==> flow/design.v <==
`default_nettype none
module BobTop (
	clock,
	reset,
	rx,
	runway_override,
	emergency_override,
	tx,
	framing_error,
	runway_active,
	emergency,
	receiving,
	sending
);
	input wire clock;
	input wire reset;
	input wire rx;
	input wire [1:0] runway_override;
	input wire emergency_override;
	output wire tx;
	output wire framing_error;
	output wire [1:0] runway_active;
	output wire emergency;
	output wire receiving;
	output wire sending;
	wire [7:0] uart_rx_data;
	wire [7:0] uart_tx_data;
	wire uart_rx_valid;
	wire uart_tx_ready;
	wire uart_tx_send;
	UartRX #(
		.CLK_HZ(25000000),
		.BAUD_RATE(115200)
	) receiver(
		.clock(clock),
		.reset(reset),
		.rx(rx),
		.data(uart_rx_data),
		.done(uart_rx_valid),
		.framing_error(framing_error),
		.receiving(receiving)
	);
	UartTX #(
		.CLK_HZ(25000000),
		.BAUD_RATE(115200)
	) transmitter(
		.clock(clock),
		.reset(reset),
		.send(uart_tx_send),
		.data(uart_tx_data),
		.tx(tx),
		.ready(uart_tx_ready),
		.sending(sending)
	);
	reg [1:0] ro_temp;
	reg [1:0] ro_sync;
	reg eo_temp;
	reg eo_sync;
	always @(posedge clock) begin
		ro_temp <= runway_override;
		eo_temp <= emergency_override;
		ro_sync <= ro_temp;
		eo_sync <= eo_temp;
	end
	Bob bobby(
		.clock(clock),
		.reset(reset),
		.uart_rx_data(uart_rx_data),
		.uart_rx_valid(uart_rx_valid),
		.uart_tx_data(uart_tx_data),
		.uart_tx_ready(uart_tx_ready),
		.uart_tx_send(uart_tx_send),
		.runway_active(runway_active),
		.runway_override(ro_sync),
		.emergency_out(emergency),
		.emergency_override(eo_sync)
	);
endmodule
module Bob (
	clock,
	reset,
	uart_rx_data,
	uart_rx_valid,
	runway_override,
	emergency_override,
	uart_tx_data,
	uart_tx_ready,
	uart_tx_send,
	runway_active,
	emergency_out
);
	input wire clock;
	input wire reset;
	input wire [7:0] uart_rx_data;
	input wire uart_rx_valid;
	input wire [1:0] runway_override;
	input wire emergency_override;
	output wire [7:0] uart_tx_data;
	input wire uart_tx_ready;
	output wire uart_tx_send;
	output wire [1:0] runway_active;
	output wire emergency_out;
	wire [7:0] uart_request;
	wire uart_rd_request;
	wire uart_empty;
	wire runway_id;
	wire lock;
	wire unlock;
	reg [3:0] cleared_id_to_lock;
	wire sel_takeoff_id_lock;
	wire [9:0] runway;
	wire queue_takeoff_plane;
	wire unqueue_takeoff_plane;
	wire [3:0] cleared_takeoff_id;
	wire takeoff_fifo_full;
	wire takeoff_fifo_empty;
	wire queue_landing_plane;
	wire unqueue_landing_plane;
	wire [3:0] cleared_landing_id;
	wire landing_fifo_full;
	wire landing_fifo_empty;
	wire send_hold;
	wire send_say_ag;
	wire send_divert;
	wire send_divert_landing;
	wire send_valid_id;
	wire send_invalid_id;
	wire [1:0] send_clear;
	reg [7:0] reply_to_send;
	wire send_reply;
	wire queue_reply;
	wire reply_fifo_full;
	wire reply_fifo_empty;
	reg emergency;
	wire set_emergency;
	wire unset_emergency;
	reg [3:0] emergency_id;
	FIFO #(
		.WIDTH(8),
		.DEPTH(4)
	) uart_requests(
		.clock(clock),
		.reset(reset),
		.data_in(uart_rx_data),
		.we(uart_rx_valid),
		.re(uart_rd_request),
		.data_out({uart_request[7-:4], uart_request[3-:3], uart_request[0]}),
		.full(),
		.empty(uart_empty)
	);
	FIFO #(
		.WIDTH(4),
		.DEPTH(8)
	) takeoff_fifo(
		.clock(clock),
		.reset(reset),
		.data_in(uart_request[7-:4]),
		.we(queue_takeoff_plane),
		.re(unqueue_takeoff_plane),
		.data_out(cleared_takeoff_id),
		.full(takeoff_fifo_full),
		.empty(takeoff_fifo_empty)
	);
	FIFO #(
		.WIDTH(4),
		.DEPTH(8)
	) landing_fifo(
		.clock(clock),
		.reset(reset),
		.data_in(uart_request[7-:4]),
		.we(queue_landing_plane),
		.re(unqueue_landing_plane),
		.data_out(cleared_landing_id),
		.full(landing_fifo_full),
		.empty(landing_fifo_empty)
	);
	wire [3:0] new_id;
	reg [3:0] id_in;
	wire sel_diverted_id;
	wire take_id;
	wire release_id;
	wire id_full;
	wire [15:0] all_id;
	always @(*)
		if (sel_diverted_id)
			id_in = cleared_landing_id;
		else
			id_in = uart_request[7-:4];
	AircraftIDManager id_manager(
		.clock(clock),
		.reset(reset),
		.id_in(id_in),
		.release_id(release_id),
		.take_id(take_id),
		.id_out(new_id),
		.all_id(all_id),
		.full(id_full)
	);
	ReadRequestFsm fsm(
		.emergency(emergency_out),
		.clock(clock),
		.reset(reset),
		.uart_empty(uart_empty),
		.uart_request(uart_request),
		.takeoff_fifo_full(takeoff_fifo_full),
		.landing_fifo_full(landing_fifo_full),
		.takeoff_fifo_empty(takeoff_fifo_empty),
		.landing_fifo_empty(landing_fifo_empty),
		.reply_fifo_full(reply_fifo_full),
		.runway_active(runway_active),
		.all_id(all_id),
		.id_full(id_full),
		.emergency_id(emergency_id),
		.runway(runway),
		.uart_rd_request(uart_rd_request),
		.queue_takeoff_plane(queue_takeoff_plane),
		.queue_landing_plane(queue_landing_plane),
		.unqueue_takeoff_plane(unqueue_takeoff_plane),
		.unqueue_landing_plane(unqueue_landing_plane),
		.send_clear(send_clear),
		.send_hold(send_hold),
		.send_say_ag(send_say_ag),
		.send_divert(send_divert),
		.send_divert_landing(send_divert_landing),
		.send_invalid_id(send_invalid_id),
		.send_valid_id(send_valid_id),
		.queue_reply(queue_reply),
		.lock(lock),
		.unlock(unlock),
		.runway_id(runway_id),
		.set_emergency(set_emergency),
		.unset_emergency(unset_emergency),
		.take_id(take_id),
		.release_id(release_id),
		.sel_takeoff_id_lock(sel_takeoff_id_lock),
		.sel_diverted_id(sel_diverted_id)
	);
	always @(posedge clock)
		if (reset)
			reply_to_send <= 0;
		else if (send_clear[0] ^ send_clear[1]) begin
			if (send_clear[0]) begin
				reply_to_send[7-:4] <= cleared_takeoff_id;
				reply_to_send[3-:3] <= 3'b011;
				reply_to_send[0] <= runway_id;
			end
			else if (send_clear[1]) begin
				reply_to_send[7-:4] <= cleared_landing_id;
				reply_to_send[3-:3] <= 3'b011;
				reply_to_send[0] <= runway_id;
			end
		end
		else if (send_hold) begin
			reply_to_send[7-:4] <= uart_request[7-:4];
			reply_to_send[3-:3] <= 3'b100;
			reply_to_send[0] <= 1'b0;
		end
		else if (send_say_ag) begin
			reply_to_send[7-:4] <= uart_request[7-:4];
			reply_to_send[3-:3] <= 3'b101;
			reply_to_send[0] <= 1'b0;
		end
		else if (send_divert) begin
			reply_to_send[7-:4] <= uart_request[7-:4];
			reply_to_send[3-:3] <= 3'b110;
			reply_to_send[0] <= 1'b0;
		end
		else if (send_divert_landing) begin
			reply_to_send[7-:4] <= cleared_landing_id;
			reply_to_send[3-:3] <= 3'b110;
			reply_to_send[0] <= 1'b0;
		end
		else if (send_invalid_id) begin
			reply_to_send[7-:4] <= 4'd0;
			reply_to_send[3-:3] <= 3'b111;
			reply_to_send[0] <= 1'b1;
		end
		else if (send_valid_id) begin
			reply_to_send[7-:4] <= new_id;
			reply_to_send[3-:3] <= 3'b111;
			reply_to_send[0] <= 1'b0;
		end
	FIFO #(
		.WIDTH(8),
		.DEPTH(4)
	) uart_replies(
		.clock(clock),
		.reset(reset),
		.data_in(reply_to_send),
		.we(queue_reply),
		.re(send_reply),
		.data_out(uart_tx_data),
		.full(reply_fifo_full),
		.empty(reply_fifo_empty)
	);
	SendReplyFsm reply_fsm(
		.clock(clock),
		.reset(reset),
		.uart_tx_ready(uart_tx_ready),
		.reply_fifo_empty(reply_fifo_empty),
		.send_reply(send_reply),
		.uart_tx_send(uart_tx_send)
	);
	always @(*)
		if (sel_takeoff_id_lock)
			cleared_id_to_lock = cleared_takeoff_id;
		else
			cleared_id_to_lock = cleared_landing_id;
	RunwayManager runway_manager(
		.clock(clock),
		.reset(reset),
		.plane_id_unlock(uart_request[7-:4]),
		.plane_id_lock(cleared_id_to_lock),
		.runway_id(runway_id),
		.lock(lock),
		.unlock(unlock),
		.runway_active(runway_active),
		.runway_override(runway_override),
		.runway(runway)
	);
	always @(posedge clock)
		if (reset) begin
			emergency_id <= 4'd0;
			emergency <= 1'b0;
		end
		else if (set_emergency) begin
			emergency_id <= uart_request[7-:4];
			emergency <= 1'b1;
		end
		else if (unset_emergency)
			emergency <= 1'b0;
	assign emergency_out = emergency | emergency_override;
endmodule
module ReadRequestFsm (
	clock,
	reset,
	uart_empty,
	uart_request,
	takeoff_fifo_full,
	landing_fifo_full,
	takeoff_fifo_empty,
	landing_fifo_empty,
	reply_fifo_full,
	runway_active,
	emergency,
	all_id,
	id_full,
	emergency_id,
	runway,
	uart_rd_request,
	queue_takeoff_plane,
	queue_landing_plane,
	unqueue_takeoff_plane,
	unqueue_landing_plane,
	send_clear,
	send_hold,
	send_say_ag,
	send_divert,
	send_divert_landing,
	send_invalid_id,
	send_valid_id,
	queue_reply,
	lock,
	unlock,
	runway_id,
	set_emergency,
	unset_emergency,
	take_id,
	release_id,
	sel_takeoff_id_lock,
	sel_diverted_id
);
	input wire clock;
	input wire reset;
	input wire uart_empty;
	input wire [7:0] uart_request;
	input wire takeoff_fifo_full;
	input wire landing_fifo_full;
	input wire takeoff_fifo_empty;
	input wire landing_fifo_empty;
	input wire reply_fifo_full;
	input wire [1:0] runway_active;
	input wire emergency;
	input wire [15:0] all_id;
	input wire id_full;
	input wire [3:0] emergency_id;
	input wire [9:0] runway;
	output reg uart_rd_request;
	output reg queue_takeoff_plane;
	output reg queue_landing_plane;
	output reg unqueue_takeoff_plane;
	output reg unqueue_landing_plane;
	output reg [1:0] send_clear;
	output reg send_hold;
	output reg send_say_ag;
	output reg send_divert;
	output reg send_divert_landing;
	output reg send_invalid_id;
	output reg send_valid_id;
	output reg queue_reply;
	output reg lock;
	output reg unlock;
	output reg runway_id;
	output reg set_emergency;
	output reg unset_emergency;
	output reg take_id;
	output reg release_id;
	output reg sel_takeoff_id_lock;
	output reg sel_diverted_id;
	wire [3:0] plane_id;
	wire [2:0] msg_type;
	wire [1:0] msg_action;
	reg takeoff_first;
	reg reverse_takeoff_first;
	assign plane_id = uart_request[7-:4];
	assign msg_type = uart_request[3-:3];
	assign msg_action = uart_request[0];
	reg [2:0] state;
	reg [2:0] next_state;
	always @(*) begin
		uart_rd_request = 1'b0;
		queue_takeoff_plane = 1'b0;
		queue_landing_plane = 1'b0;
		unqueue_takeoff_plane = 1'b0;
		unqueue_landing_plane = 1'b0;
		send_clear = 2'b00;
		send_hold = 1'b0;
		send_say_ag = 1'b0;
		send_divert = 1'b0;
		send_divert_landing = 1'b0;
		send_invalid_id = 1'b0;
		send_valid_id = 1'b0;
		queue_reply = 1'b0;
		lock = 1'b0;
		unlock = 1'b0;
		runway_id = 1'b0;
		set_emergency = 1'b0;
		unset_emergency = 1'b0;
		take_id = 1'b0;
		release_id = 1'b0;
		sel_takeoff_id_lock = 1'b0;
		sel_diverted_id = 1'b0;
		reverse_takeoff_first = 1'b0;
		next_state = 3'b000;
		case (state)
			3'b000:
				if (uart_empty) begin
					if (emergency) begin
						if (!landing_fifo_empty) begin
							next_state = 3'b110;
							unqueue_landing_plane = 1'b1;
						end
						else
							next_state = 3'b000;
					end
					else if (runway_active != 2'b11) begin
						if (!takeoff_fifo_empty && !landing_fifo_empty) begin
							if (takeoff_first) begin
								next_state = 3'b100;
								unqueue_takeoff_plane = 1'b1;
							end
							else begin
								next_state = 3'b101;
								unqueue_landing_plane = 1'b1;
							end
						end
						else if (!takeoff_fifo_empty) begin
							next_state = 3'b100;
							unqueue_takeoff_plane = 1'b1;
						end
						else if (!landing_fifo_empty) begin
							next_state = 3'b101;
							unqueue_landing_plane = 1'b1;
						end
						else
							next_state = 3'b000;
					end
					else
						next_state = 3'b000;
				end
				else begin
					next_state = 3'b001;
					uart_rd_request = 1'b1;
				end
			3'b001:
				if (msg_type == 3'b000) begin
					if (all_id[plane_id]) begin
						next_state = 3'b010;
						if (msg_action == 1'b0) begin
							if (takeoff_fifo_full) begin
								send_divert = 1'b1;
								release_id = 1'b1;
							end
							else begin
								queue_takeoff_plane = 1'b1;
								send_hold = 1'b1;
							end
						end
						else if (msg_action == 1'b1) begin
							if (landing_fifo_full || emergency) begin
								send_divert = 1'b1;
								release_id = 1'b1;
							end
							else begin
								queue_landing_plane = 1'b1;
								send_hold = 1'b1;
							end
						end
					end
					else
						next_state = 3'b011;
				end
				else if (msg_type == 3'b001) begin
					if (all_id[plane_id]) begin
						next_state = 3'b011;
						if (!msg_action) begin
							if ((runway[4-:4] == plane_id) && runway[0])
								release_id = 1'b1;
							unlock = 1'b1;
							runway_id = 1'b0;
						end
						else if (msg_action) begin
							if ((runway[9-:4] == plane_id) && runway[5])
								release_id = 1'b1;
							unlock = 1'b1;
							runway_id = 1'b1;
						end
					end
					else
						next_state = 3'b011;
				end
				else if (msg_type == 3'b010) begin
					if (msg_action == 1'b1) begin
						if (!landing_fifo_empty) begin
							next_state = 3'b110;
							unqueue_landing_plane = 1'b1;
						end
						else
							next_state = 3'b000;
						set_emergency = 1'b1;
					end
					else if (msg_action == 1'b0) begin
						next_state = 3'b011;
						if (emergency_id == plane_id)
							unset_emergency = 1'b1;
						release_id = 1'b1;
					end
				end
				else if (msg_type == 3'b111) begin
					next_state = 3'b010;
					if (id_full)
						send_invalid_id = 1'b1;
					else begin
						send_valid_id = 1'b1;
						take_id = 1'b1;
					end
				end
				else begin
					next_state = 3'b010;
					send_say_ag = 1'b1;
				end
			3'b010:
				if (reply_fifo_full)
					next_state = 3'b010;
				else begin
					next_state = 3'b011;
					queue_reply = 1'b1;
				end
			3'b011:
				if (emergency) begin
					if (!landing_fifo_empty) begin
						next_state = 3'b110;
						unqueue_landing_plane = 1'b1;
					end
					else
						next_state = 3'b000;
				end
				else if (runway_active != 2'b11) begin
					if (!takeoff_fifo_empty && !landing_fifo_empty) begin
						if (takeoff_first) begin
							next_state = 3'b100;
							unqueue_takeoff_plane = 1'b1;
							reverse_takeoff_first = 1'b1;
						end
						else begin
							next_state = 3'b101;
							unqueue_landing_plane = 1'b1;
							reverse_takeoff_first = 1'b1;
						end
					end
					else if (!takeoff_fifo_empty) begin
						next_state = 3'b100;
						unqueue_takeoff_plane = 1'b1;
					end
					else if (!landing_fifo_empty) begin
						next_state = 3'b101;
						unqueue_landing_plane = 1'b1;
					end
					else
						next_state = 3'b000;
				end
				else
					next_state = 3'b000;
			3'b100: begin
				next_state = 3'b111;
				sel_takeoff_id_lock = 1'b1;
				if (!runway_active[0]) begin
					runway_id = 1'b0;
					lock = 1'b1;
					send_clear = 2'b01;
				end
				else if (!runway_active[1]) begin
					runway_id = 1'b1;
					lock = 1'b1;
					send_clear = 2'b01;
				end
			end
			3'b101: begin
				next_state = 3'b111;
				if (!runway_active[0]) begin
					runway_id = 1'b0;
					lock = 1'b1;
					send_clear = 2'b10;
				end
				else if (!runway_active[1]) begin
					runway_id = 1'b1;
					lock = 1'b1;
					send_clear = 2'b10;
				end
			end
			3'b110: begin
				next_state = 3'b111;
				send_divert_landing = 1'b1;
				sel_diverted_id = 1'b1;
				release_id = 1'b1;
			end
			3'b111: begin
				next_state = 3'b000;
				queue_reply = 1'b1;
			end
			default: next_state = 3'b000;
		endcase
	end
	always @(posedge clock)
		if (reset)
			state <= 3'b000;
		else
			state <= next_state;
	always @(posedge clock)
		if (reset)
			takeoff_first <= 1'b0;
		else if (reverse_takeoff_first)
			takeoff_first <= ~takeoff_first;
endmodule
module SendReplyFsm (
	clock,
	reset,
	uart_tx_ready,
	reply_fifo_empty,
	send_reply,
	uart_tx_send
);
	input wire clock;
	input wire reset;
	input wire uart_tx_ready;
	input wire reply_fifo_empty;
	output reg send_reply;
	output reg uart_tx_send;
	reg state;
	reg next_state;
	always @(*) begin
		send_reply = 1'b0;
		uart_tx_send = 1'b0;
		case (state)
			1'd0:
				if (reply_fifo_empty || !uart_tx_ready)
					next_state = 1'd0;
				else begin
					next_state = 1'd1;
					send_reply = 1'b1;
				end
			1'd1: begin
				next_state = 1'd0;
				uart_tx_send = 1'b1;
			end
			default: next_state = 1'd0;
		endcase
	end
	always @(posedge clock)
		if (reset)
			state <= 1'd0;
		else
			state <= next_state;
endmodule
module FIFO (
	clock,
	reset,
	data_in,
	we,
	re,
	data_out,
	full,
	empty
);
	parameter signed [31:0] WIDTH = 8;
	parameter signed [31:0] DEPTH = 4;
	input wire clock;
	input wire reset;
	input wire [WIDTH - 1:0] data_in;
	input wire we;
	input wire re;
	output reg [WIDTH - 1:0] data_out;
	output wire full;
	output wire empty;
	reg [(DEPTH * WIDTH) - 1:0] queue;
	reg [$clog2(DEPTH):0] count;
	reg [$clog2(DEPTH) - 1:0] put_ptr;
	reg [$clog2(DEPTH) - 1:0] get_ptr;
	assign empty = count == 0;
	assign full = count == DEPTH;
	always @(posedge clock)
		if (reset) begin
			count <= 0;
			get_ptr <= 0;
			put_ptr <= 0;
			data_out <= 0;
		end
		else if ((re && !empty) && we) begin
			data_out <= queue[get_ptr * WIDTH+:WIDTH];
			get_ptr <= get_ptr + 1;
			queue[put_ptr * WIDTH+:WIDTH] <= data_in;
			put_ptr <= put_ptr + 1;
		end
		else if (re && !empty) begin
			data_out <= queue[get_ptr * WIDTH+:WIDTH];
			get_ptr <= get_ptr + 1;
			count <= count - 1;
		end
		else if (we && !full) begin
			queue[put_ptr * WIDTH+:WIDTH] <= data_in;
			put_ptr <= put_ptr + 1;
			count <= count + 1;
		end
endmodule
module RunwayManager (
	clock,
	reset,
	plane_id_unlock,
	plane_id_lock,
	runway_id,
	lock,
	unlock,
	runway_override,
	runway_active,
	runway
);
	input wire clock;
	input wire reset;
	input wire [3:0] plane_id_unlock;
	input wire [3:0] plane_id_lock;
	input wire runway_id;
	input wire lock;
	input wire unlock;
	input wire [1:0] runway_override;
	output wire [1:0] runway_active;
	output reg [9:0] runway;
	assign runway_active[0] = runway[0] | runway_override[0];
	assign runway_active[1] = runway[5] | runway_override[1];
	always @(posedge clock)
		if (reset)
			runway <= 1'sb0;
		else if (lock && !unlock) begin
			if (runway_id) begin
				runway[9-:4] <= plane_id_lock;
				runway[5] <= 1'b1;
			end
			else begin
				runway[4-:4] <= plane_id_lock;
				runway[0] <= 1'b1;
			end
		end
		else if (!lock && unlock) begin
			if (runway_id) begin
				if (plane_id_unlock == runway[9-:4])
					runway[5] <= 1'b0;
			end
			else if (plane_id_unlock == runway[4-:4])
				runway[0] <= 1'b0;
		end
endmodule
module AircraftIDManager (
	clock,
	reset,
	id_in,
	release_id,
	take_id,
	id_out,
	all_id,
	full
);
	input wire clock;
	input wire reset;
	input wire [3:0] id_in;
	input wire release_id;
	input wire take_id;
	output wire [3:0] id_out;
	output wire [15:0] all_id;
	output wire full;
	reg [15:0] taken_id;
	reg [3:0] id_avail;
	assign all_id = taken_id;
	assign id_out = id_avail;
	assign full = taken_id == 16'hffff;
	always @(*) begin
		id_avail = 4'd0;
		case (1'b0)
			taken_id[0]: id_avail = 4'd0;
			taken_id[1]: id_avail = 4'd1;
			taken_id[2]: id_avail = 4'd2;
			taken_id[3]: id_avail = 4'd3;
			taken_id[4]: id_avail = 4'd4;
			taken_id[5]: id_avail = 4'd5;
			taken_id[6]: id_avail = 4'd6;
			taken_id[7]: id_avail = 4'd7;
			taken_id[8]: id_avail = 4'd8;
			taken_id[9]: id_avail = 4'd9;
			taken_id[10]: id_avail = 4'd10;
			taken_id[11]: id_avail = 4'd11;
			taken_id[12]: id_avail = 4'd12;
			taken_id[13]: id_avail = 4'd13;
			taken_id[14]: id_avail = 4'd14;
			taken_id[15]: id_avail = 4'd15;
			default: id_avail = 4'd0;
		endcase
	end
	always @(posedge clock)
		if (reset)
			taken_id <= 1'sb0;
		else if (release_id)
			taken_id[id_in] <= 1'b0;
		else if (take_id && !full)
			taken_id[id_avail] <= 1'b1;
endmodule
`default_nettype none
module UartRX (
	clock,
	reset,
	rx,
	data,
	done,
	framing_error,
	receiving
);
	parameter signed [31:0] CLK_HZ = 25000000;
	parameter signed [31:0] BAUD_RATE = 115200;
	input wire clock;
	input wire reset;
	input wire rx;
	output reg [7:0] data;
	output wire done;
	output wire framing_error;
	output wire receiving;
	wire start;
	wire tick;
	BaudRateGenerator #(
		.CLK_HZ(CLK_HZ),
		.BAUD_RATE(BAUD_RATE)
	) conductor(
		.clock(clock),
		.reset(reset),
		.start_rx(start),
		.start_tx(1'b0),
		.tick(tick)
	);
	wire collect_data;
	wire en_data_counter;
	wire clear_data_counter;
	reg [3:0] data_counter;
	wire done_data;
	always @(posedge clock)
		if (reset)
			data <= 1'sb0;
		else if (collect_data && tick) begin
			data <= data >> 1;
			data[7] <= rx;
		end
	assign done_data = data_counter == 4'd8;
	always @(posedge clock)
		if (reset || clear_data_counter)
			data_counter <= 1'sb0;
		else if (en_data_counter && tick)
			data_counter <= data_counter + 1'b1;
	UartRXFsm fsm(
		.clock(clock),
		.reset(reset),
		.tick(tick),
		.rx(rx),
		.done_data(done_data),
		.start(start),
		.collect_data(collect_data),
		.en_data_counter(en_data_counter),
		.clear_data_counter(clear_data_counter),
		.framing_error(framing_error),
		.done(done),
		.receiving(receiving)
	);
endmodule
module UartRXFsm (
	clock,
	reset,
	tick,
	rx,
	done_data,
	start,
	collect_data,
	en_data_counter,
	clear_data_counter,
	framing_error,
	done,
	receiving
);
	input wire clock;
	input wire reset;
	input wire tick;
	input wire rx;
	input wire done_data;
	output reg start;
	output reg collect_data;
	output reg en_data_counter;
	output reg clear_data_counter;
	output reg framing_error;
	output reg done;
	output reg receiving;
	reg [1:0] state;
	reg [1:0] next_state;
	always @(*) begin
		start = 1'b0;
		collect_data = 1'b0;
		en_data_counter = 1'b0;
		clear_data_counter = 1'b0;
		framing_error = 1'b0;
		done = 1'b0;
		receiving = 1'b0;
		next_state = 2'd0;
		case (state)
			2'd0:
				if (!rx) begin
					next_state = 2'd1;
					start = 1'b1;
				end
				else
					next_state = 2'd0;
			2'd1:
				if (tick && rx)
					next_state = 2'd0;
				else if (tick && !rx)
					next_state = 2'd2;
				else
					next_state = 2'd1;
			2'd2: begin
				if (tick && !done_data) begin
					next_state = 2'd2;
					collect_data = 1'b1;
					en_data_counter = 1'b1;
				end
				else if (tick && done_data) begin
					if (!rx) begin
						next_state = 2'd3;
						framing_error = 1'b1;
					end
					else begin
						next_state = 2'd0;
						clear_data_counter = 1'b1;
						done = 1'b1;
					end
				end
				else
					next_state = 2'd2;
				receiving = 1'b1;
			end
			2'd3: begin
				if (tick && rx) begin
					next_state = 2'd0;
					clear_data_counter = 1'b1;
				end
				else if (tick && !rx)
					next_state = 2'd3;
				framing_error = 1'b1;
			end
			default: next_state = 2'd0;
		endcase
	end
	always @(posedge clock)
		if (reset)
			state <= 2'd0;
		else
			state <= next_state;
endmodule
`default_nettype none
module UartTX (
	clock,
	reset,
	send,
	data,
	tx,
	ready,
	sending
);
	parameter signed [31:0] CLK_HZ = 25000000;
	parameter signed [31:0] BAUD_RATE = 115200;
	input wire clock;
	input wire reset;
	input wire send;
	input wire [7:0] data;
	output reg tx;
	output wire ready;
	output wire sending;
	wire start;
	wire tick;
	BaudRateGenerator #(
		.CLK_HZ(CLK_HZ),
		.BAUD_RATE(BAUD_RATE)
	) conductor(
		.clock(clock),
		.reset(reset),
		.start_rx(1'b0),
		.start_tx(start),
		.tick(tick)
	);
	wire en_data_counter;
	reg [3:0] data_counter;
	wire done_data;
	wire clear_data_counter;
	assign done_data = data_counter == 4'd8;
	always @(posedge clock)
		if (reset || clear_data_counter)
			data_counter <= 1'sb0;
		else if (en_data_counter && tick)
			data_counter <= data_counter + 1;
	reg [7:0] saved_data;
	reg data_bit;
	wire send_data;
	always @(posedge clock)
		if (reset)
			saved_data <= 1'sb0;
		else if (start)
			saved_data <= data;
		else if (send_data && tick)
			saved_data <= saved_data >> 1;
	always @(posedge clock)
		if (reset || start)
			data_bit <= 1'b0;
		else if (send_data && tick)
			data_bit <= saved_data[0];
	wire send_start_bit;
	wire send_stop_bit;
	always @(posedge clock)
		if (reset)
			tx <= 1'b1;
		else if (send_start_bit)
			tx <= 1'b0;
		else if (send_data)
			tx <= data_bit;
		else if (send_stop_bit)
			tx <= 1'b1;
		else
			tx <= 1'b1;
	UartTXFsm fsm(
		.clock(clock),
		.reset(reset),
		.send(send),
		.tick(tick),
		.done_data(done_data),
		.start(start),
		.send_start_bit(send_start_bit),
		.send_data(send_data),
		.send_stop_bit(send_stop_bit),
		.en_data_counter(en_data_counter),
		.clear_data_counter(clear_data_counter),
		.ready(ready),
		.sending(sending)
	);
endmodule
module UartTXFsm (
	clock,
	reset,
	send,
	tick,
	done_data,
	start,
	send_start_bit,
	send_data,
	send_stop_bit,
	en_data_counter,
	clear_data_counter,
	ready,
	sending
);
	input wire clock;
	input wire reset;
	input wire send;
	input wire tick;
	input wire done_data;
	output reg start;
	output reg send_start_bit;
	output reg send_data;
	output reg send_stop_bit;
	output reg en_data_counter;
	output reg clear_data_counter;
	output reg ready;
	output reg sending;
	reg [1:0] state;
	reg [1:0] next_state;
	always @(*) begin
		start = 1'b0;
		send_start_bit = 1'b0;
		send_data = 1'b0;
		send_stop_bit = 1'b0;
		en_data_counter = 1'b0;
		clear_data_counter = 1'b0;
		ready = 1'b0;
		sending = 1'b0;
		next_state = 2'd0;
		case (state)
			2'd0:
				if (send) begin
					next_state = 2'd1;
					start = 1'b1;
					send_start_bit = 1'b1;
				end
				else begin
					next_state = 2'd0;
					ready = 1'b1;
				end
			2'd1: begin
				if (tick) begin
					next_state = 2'd2;
					send_data = 1'b1;
					en_data_counter = 1'b1;
				end
				else begin
					next_state = 2'd1;
					send_start_bit = 1'b1;
				end
				sending = 1'b1;
			end
			2'd2: begin
				if (tick && done_data) begin
					next_state = 2'd3;
					send_stop_bit = 1'b1;
					clear_data_counter = 1'b1;
				end
				else begin
					next_state = 2'd2;
					send_data = 1'b1;
					en_data_counter = 1'b1;
				end
				sending = 1'b1;
			end
			2'd3: begin
				if (tick) begin
					next_state = 2'd0;
					ready = 1'b1;
				end
				else begin
					next_state = 2'd3;
					send_stop_bit = 1'b1;
				end
				sending = 1'b1;
			end
			default: next_state = 2'd0;
		endcase
	end
	always @(posedge clock)
		if (reset)
			state <= 2'd0;
		else
			state <= next_state;
endmodule
`default_nettype none
module BaudRateGenerator (
	clock,
	reset,
	start_rx,
	start_tx,
	tick
);
	parameter signed [31:0] CLK_HZ = 25000000;
	parameter signed [31:0] BAUD_RATE = 115200;
	input wire clock;
	input wire reset;
	input wire start_rx;
	input wire start_tx;
	output wire tick;
	parameter signed [31:0] DIVISOR = CLK_HZ / BAUD_RATE;
	reg [$clog2(DIVISOR) + 1:0] clockCount;
	assign tick = clockCount == DIVISOR;
	always @(posedge clock)
		if (reset | tick)
			clockCount <= 1'sb0;
		else if (start_rx)
			clockCount <= DIVISOR / 2;
		else if (start_tx)
			clockCount <= 1'sb0;
		else
			clockCount <= clockCount + 1'b1;
endmodule
From RTL to reports: BobTop. Tool output for the design above, in the order of the flow. Lines are those of the file above, counted from 1. Operators: Yosys type, input widths -> output width; for muxes data width and select width s. Library cell names are shortened. Not given: --

Top module: BobTop. Clock: clock. Library: sky130hd. Timing corner: tt_025C_1v80.

After elaboration. Source: Yosys, flattened and elaborated, memories not mapped. Widths are those after wreduce. Registers that Yosys merges into a memory's read port (data or address) are not register bits. Print and check cells do not count.

Under add/sub/neg operators stands 26. Under equal/unequal tests stands 40. For shift-type cells the number is 16. For multiplexer cells the number is 281. Bitwise gates (word level): 32. The figure for reductions and logical operators is 112.

Operator list (number): $mux 32 (12); $mux 4 (35); $neg 5->33 (4); $mux 1 (131); $and 32x32->32 (4); $or 32x32->32 (4); $not 32->32 (4); $mux 3 (34); $shift 4x33->32 (2); $shift 4x33->32 const A (2); $shift 8x33->32 (2); $shift 8x33->32 const A (2); $shiftx 32x6->4 (2); $shiftx 32x6->8 (2); $shift 1x5->16 const A (3); $pmux 1 s2 (24); $mux 8 (6); $mux 2 (22); $reduce_bool 2->1 (18); $reduce_or 7->1 (5); $and 16x16->16 (2); $or 16x16->16 (2); $not 16->16 (2); $mux 16 (2); $pmux 1 s3 (9); $logic_and 1x1->1 (25); $reduce_or 6->1 (4); $reduce_and 2->1 (11).

Other operator kinds: 38; their cells: 132.

The figure for flip-flop bits (word level) is 286. The entry for output and inout bits reads 7.

Logic depth. Yosys ltp: most cells in a row. Word level: on the elaborated netlist, between registers, memories and ports. Mapped: between sequential cells and ports; inverters and the memories' decode and read muxes count.

Under depth after elaboration stands 23. The figure for ABC_AREA is 0. Under depth in mapped cells stands 13. The entry for mapped depth without buffers reads 12.

Mapped cells and area. The flow's flattened synthesis, as Yosys stat reports it; memories are mapped. The netlist is that of the ABC_AREA named above (0 if unset); the other value can give another one.

Under cells in the netlist stands 1480. Under mapped area stands 14943.1 um2. The figure for sequential area is 7186.9 um2. The entry for mapped flip-flops reads 295.

Cell types: edfxtp_1 (number 128, area in all 3.84E+03 um2); dfxtp_1 (number 167, area in all 3.34E+03 um2); mux4_2 (number 34, area in all 765.734 um2); mux2i_1 (number 63, area in all 630.605 um2); nor2_1 (number 153, area in all 574.301 um2); a22o_1 (number 62, area in all 543.021 um2); nand2_1 (number 138, area in all 517.997 um2); ha_1 (number 41, area in all 512.992 um2); inv_1 (number 116, area in all 435.418 um2); o21ai_0 (number 81, area in all 405.389 um2); xnor2_1 (number 38, area in all 332.819 um2); nand3_1 (number 50, area in all 250.24 um2); xor2_1 (number 27, area in all 236.477 um2); a21oi_1 (number 42, area in all 210.202 um2); clkbuf_1 (number 48, area in all 180.173 um2); nor3_1 (number 36, area in all 180.173 um2); a211oi_1 (number 21, area in all 157.651 um2); nand4_1 (number 20, area in all 125.12 um2).

Not listed: further types 51, cells in them 215. The figures by module come from a second, unflattened synthesis with its own total; it is not the netlist above.

Under cell total of the unflattened synthesis stands 1683. The entry for area (unflattened synthesis) reads 16427.0 um2.

Each row is one instance without its submodules.

By module: FIFO (times used 2, cells 218, area 2507.4 um2); FIFO (times used 2, cells 241, area 2422.3 um2); AircraftIDManager (times used 1, cells 178, area 1355.0 um2); ReadRequestFsm (times used 1, cells 137, area 1117.3 um2); BaudRateGenerator (times used 2, cells 53, area 480.5 um2); Bob (times used 1, cells 94, area 867.1 um2); UartTX (times used 1, cells 72, area 650.6 um2); RunwayManager (times used 1, cells 59, area 516.7 um2); UartRX (times used 1, cells 59, area 493.0 um2); UartRXFsm (times used 1, cells 24, area 222.7 um2); UartTXFsm (times used 1, cells 27, area 221.5 um2); BobTop (times used 1, cells 6, area 120.1 um2); SendReplyFsm (times used 1, cells 3, area 42.5 um2).

Path before layout. Source: OpenSTA report_checks on the synthesized netlist (no wires, ideal clock, input and output delay 20% of the period each), path of least setup slack; recovery checks are left aside. Register names are those of the netlist, which keeps one name where synthesis merged equal registers.

Path kind: in2out. Start: input rx. End: output framing_error. For period the number is 40.0 ns. For arrival the number is 8.679 ns. Setup slack: 23.321 ns. The entry for path delay reads 0.679 ns. Under stages stands 3. The figure for period reached after synthesis is 16.679 ns.

"path delay" = arrival - input delay + setup time. A path that ends at an output port has no setup time. "stages" counts driving pins, that of a launching flip-flop among them; a cell with two outputs on the path counts twice. "period reached after synthesis" is the clock period less the worst setup slack; recovery checks do not enter. This is arithmetic on one report: input and output delays are still those of the set period (20% each). The rows between start and end are the longest chain of elaborated cells between them; the timing report does not say that the signal goes this way. Where chains are equally long, one stands for them. A line is the first line of the expression or statement that the cell stems from. Yosys adds cells for indexed reads and writes and turns some case tables into memories.

Cell sequence: clkbuf_1 nor4_1 a21o_1. The entry for length of the longest elaborated chain reads 4. The figure for elaborated cells on any way between the ends is 4. Classes of those cells: mux (4).

RTL lines, path post-synthesis: start, declared (RTL line 17) `input wire rx;`; $mux 1 (RTL line 967) `if (!rx) begin`; $mux 1 (RTL line 966) `else if (tick && done_data) begin`; $mux 1 (RTL line 961) `if (tick && !done_data) begin`; $pmux 1 s3 (RTL line 945) `case (state)`; end, declared (RTL line 21) `output wire framing_error;`.

Timing after layout. Path of least setup slack in the final report of flow run 1 (OpenROAD, finished layout, wires in). Where an end is a register, its clock arrival counts in the times.

Path kind: in2out. Start: input rx. End: output framing_error. For period the number is 19.5 ns. For arrival the number is 5.38 ns. Setup slack: 10.22 ns. Under stages stands 4.

The rows between start and end are the longest chain of elaborated cells between them; the timing report does not say that the signal goes this way. Where chains are equally long, one stands for them.

Cell sequence: clkbuf_1 nor4_1 a21o_1 clkdlybuf4s50_1. The entry for length of the longest elaborated chain reads 4. The figure for elaborated cells on any way between the ends is 4. Classes of those cells: mux (4).

RTL lines, path post-layout: start, declared (RTL line 17) `input wire rx;`; $mux 1 (RTL line 967) `if (!rx) begin`; $mux 1 (RTL line 966) `else if (tick && done_data) begin`; $mux 1 (RTL line 961) `if (tick && !done_data) begin`; $pmux 1 s3 (RTL line 945) `case (state)`; end, declared (RTL line 21) `output wire framing_error;`.

Add stored flow runs of BobTop

BobTop through Yosys and OpenROAD on sky130hd: 3 stored runs, unordered, with their settings and measured results. The constraints put input and output delay at 20% of the set period each and load the outputs with 0.01 pF. "clock period reached": clock period set for the run, less the worst setup slack. It is reckoned from that one timing run; input and output delays stay at 20% of the period that was set. "power consumption" is the tool's figure for a default switching activity; nothing was simulated.

Files of flow run 1:
==> flow/run.sh <==
#!/bin/bash
# the make line also repeats the synthesis and layout settings of config.mk as NAME=value (left out here)
make -C /OpenROAD-flow-scripts/flow DESIGN_CONFIG=/design/flow/config.mk WORK_HOME=/design/flow/orfs CLKGATE_MAP_FILE= finish
==> flow/config.mk <==
export PLATFORM = sky130hd
export DESIGN_NAME = BobTop
export DESIGN_NICKNAME = BobTop
export VERILOG_FILES = /design/flow/design.v
export SDC_FILE = /design/flow/constraint.sdc
export NUM_CORES = 4
export LEC_CHECK = 0
export CAP_MARGIN = 30
export CELL_PAD_IN_SITES_DETAIL_PLACEMENT = 2
export CORE_MARGIN = 4
export CORE_UTILIZATION = 28
export GPL_TIMING_DRIVEN = 0
export HOLD_SLACK_MARGIN = 0.01
export MAX_ROUTING_LAYER = met4
export PLACE_DENSITY = 0.83
export SLEW_MARGIN = 25
==> flow/constraint.sdc <==
create_clock -name core_clock -period 19.5 [get_ports {clock}]
set_input_delay 3.9000 -clock core_clock [delete_from_list [all_inputs] [get_ports {clock}]]
set_output_delay 3.9000 -clock core_clock [all_outputs]
set_load 0.01 [all_outputs]

Results of flow run 1. The measured worst setup slack after layout is 10.224 ns. The power consumption stands at 2.429 mW. The clock period reached stands at 9.276 ns. The Yosys chip area after synthesis is 14,943.1 um2. The overall die area is 57,128.2 um2. The standard-cell area after routing is 17,297.8 um2.

Files of flow run 2:
==> flow/run.sh <==
#!/bin/bash
# the make line also repeats the synthesis and layout settings of config.mk as NAME=value (left out here)
make -C /OpenROAD-flow-scripts/flow DESIGN_CONFIG=/design/flow/config.mk WORK_HOME=/design/flow/orfs CLKGATE_MAP_FILE= finish
==> flow/config.mk <==
export PLATFORM = sky130hd
export DESIGN_NAME = BobTop
export DESIGN_NICKNAME = BobTop
export VERILOG_FILES = /design/flow/design.v
export SDC_FILE = /design/flow/constraint.sdc
export NUM_CORES = 4
export LEC_CHECK = 0
export ABC_AREA = 0
export CAP_MARGIN = 20
export CELL_PAD_IN_SITES_DETAIL_PLACEMENT = 0
export CORE_MARGIN = 6
export CORE_UTILIZATION = 50
export GPL_ROUTABILITY_DRIVEN = 1
export MAX_ROUTING_LAYER = met5
export MIN_ROUTING_LAYER = met1
export PLACE_DENSITY = 0.83
export SETUP_SLACK_MARGIN = 5.0
export SLEW_MARGIN = 0
==> flow/constraint.sdc <==
create_clock -name core_clock -period 29.1 [get_ports {clock}]
set_input_delay 5.8200 -clock core_clock [delete_from_list [all_inputs] [get_ports {clock}]]
set_output_delay 5.8200 -clock core_clock [all_outputs]
set_load 0.01 [all_outputs]

Results of flow run 2. The overall die area is 34,178.8 um2. The standard-cell area after routing is 16,329.4 um2. The power consumption stands at 1.349 mW. The clock period reached stands at 13.294 ns. The Yosys chip area after synthesis is 14,943.1 um2. The measured worst setup slack after layout is 15.806 ns.

Files of flow run 3:
==> flow/run.sh <==
#!/bin/bash
# the make line also repeats the synthesis and layout settings of config.mk as NAME=value (left out here)
make -C /OpenROAD-flow-scripts/flow DESIGN_CONFIG=/design/flow/config.mk WORK_HOME=/design/flow/orfs CLKGATE_MAP_FILE= finish
==> flow/config.mk <==
export PLATFORM = sky130hd
export DESIGN_NAME = BobTop
export DESIGN_NICKNAME = BobTop
export VERILOG_FILES = /design/flow/design.v
export SDC_FILE = /design/flow/constraint.sdc
export NUM_CORES = 4
export LEC_CHECK = 0
export ABC_AREA = 1
export CAP_MARGIN = 20
export CELL_PAD_IN_SITES_GLOBAL_PLACEMENT = 2
export CORE_ASPECT_RATIO = 0.78
export CORE_MARGIN = 7
export CORE_UTILIZATION = 45
export CTS_CLUSTER_DIAMETER = 358
export CTS_CLUSTER_SIZE = 57
export GPL_ROUTABILITY_DRIVEN = 1
export HOLD_SLACK_MARGIN = -0.08
export MAX_ROUTING_LAYER = met4
export MIN_ROUTING_LAYER = met2
export PLACE_DENSITY = 0.36
export SETUP_SLACK_MARGIN = 3.33
export SLEW_MARGIN = 20
export TNS_END_PERCENT = 95
==> flow/constraint.sdc <==
create_clock -name core_clock -period 40.0 [get_ports {clock}]
set_input_delay 8.0000 -clock core_clock [delete_from_list [all_inputs] [get_ports {clock}]]
set_output_delay 8.0000 -clock core_clock [all_outputs]
set_load 0.01 [all_outputs]

Results of flow run 3. The power consumption stands at 0.6855 mW. The measured worst setup slack after layout is 22.661 ns. The Yosys chip area after synthesis is 15,213.3 um2. The standard-cell area after routing is 15,964.1 um2. The overall die area is 39,191.0 um2. The clock period reached stands at 17.339 ns.
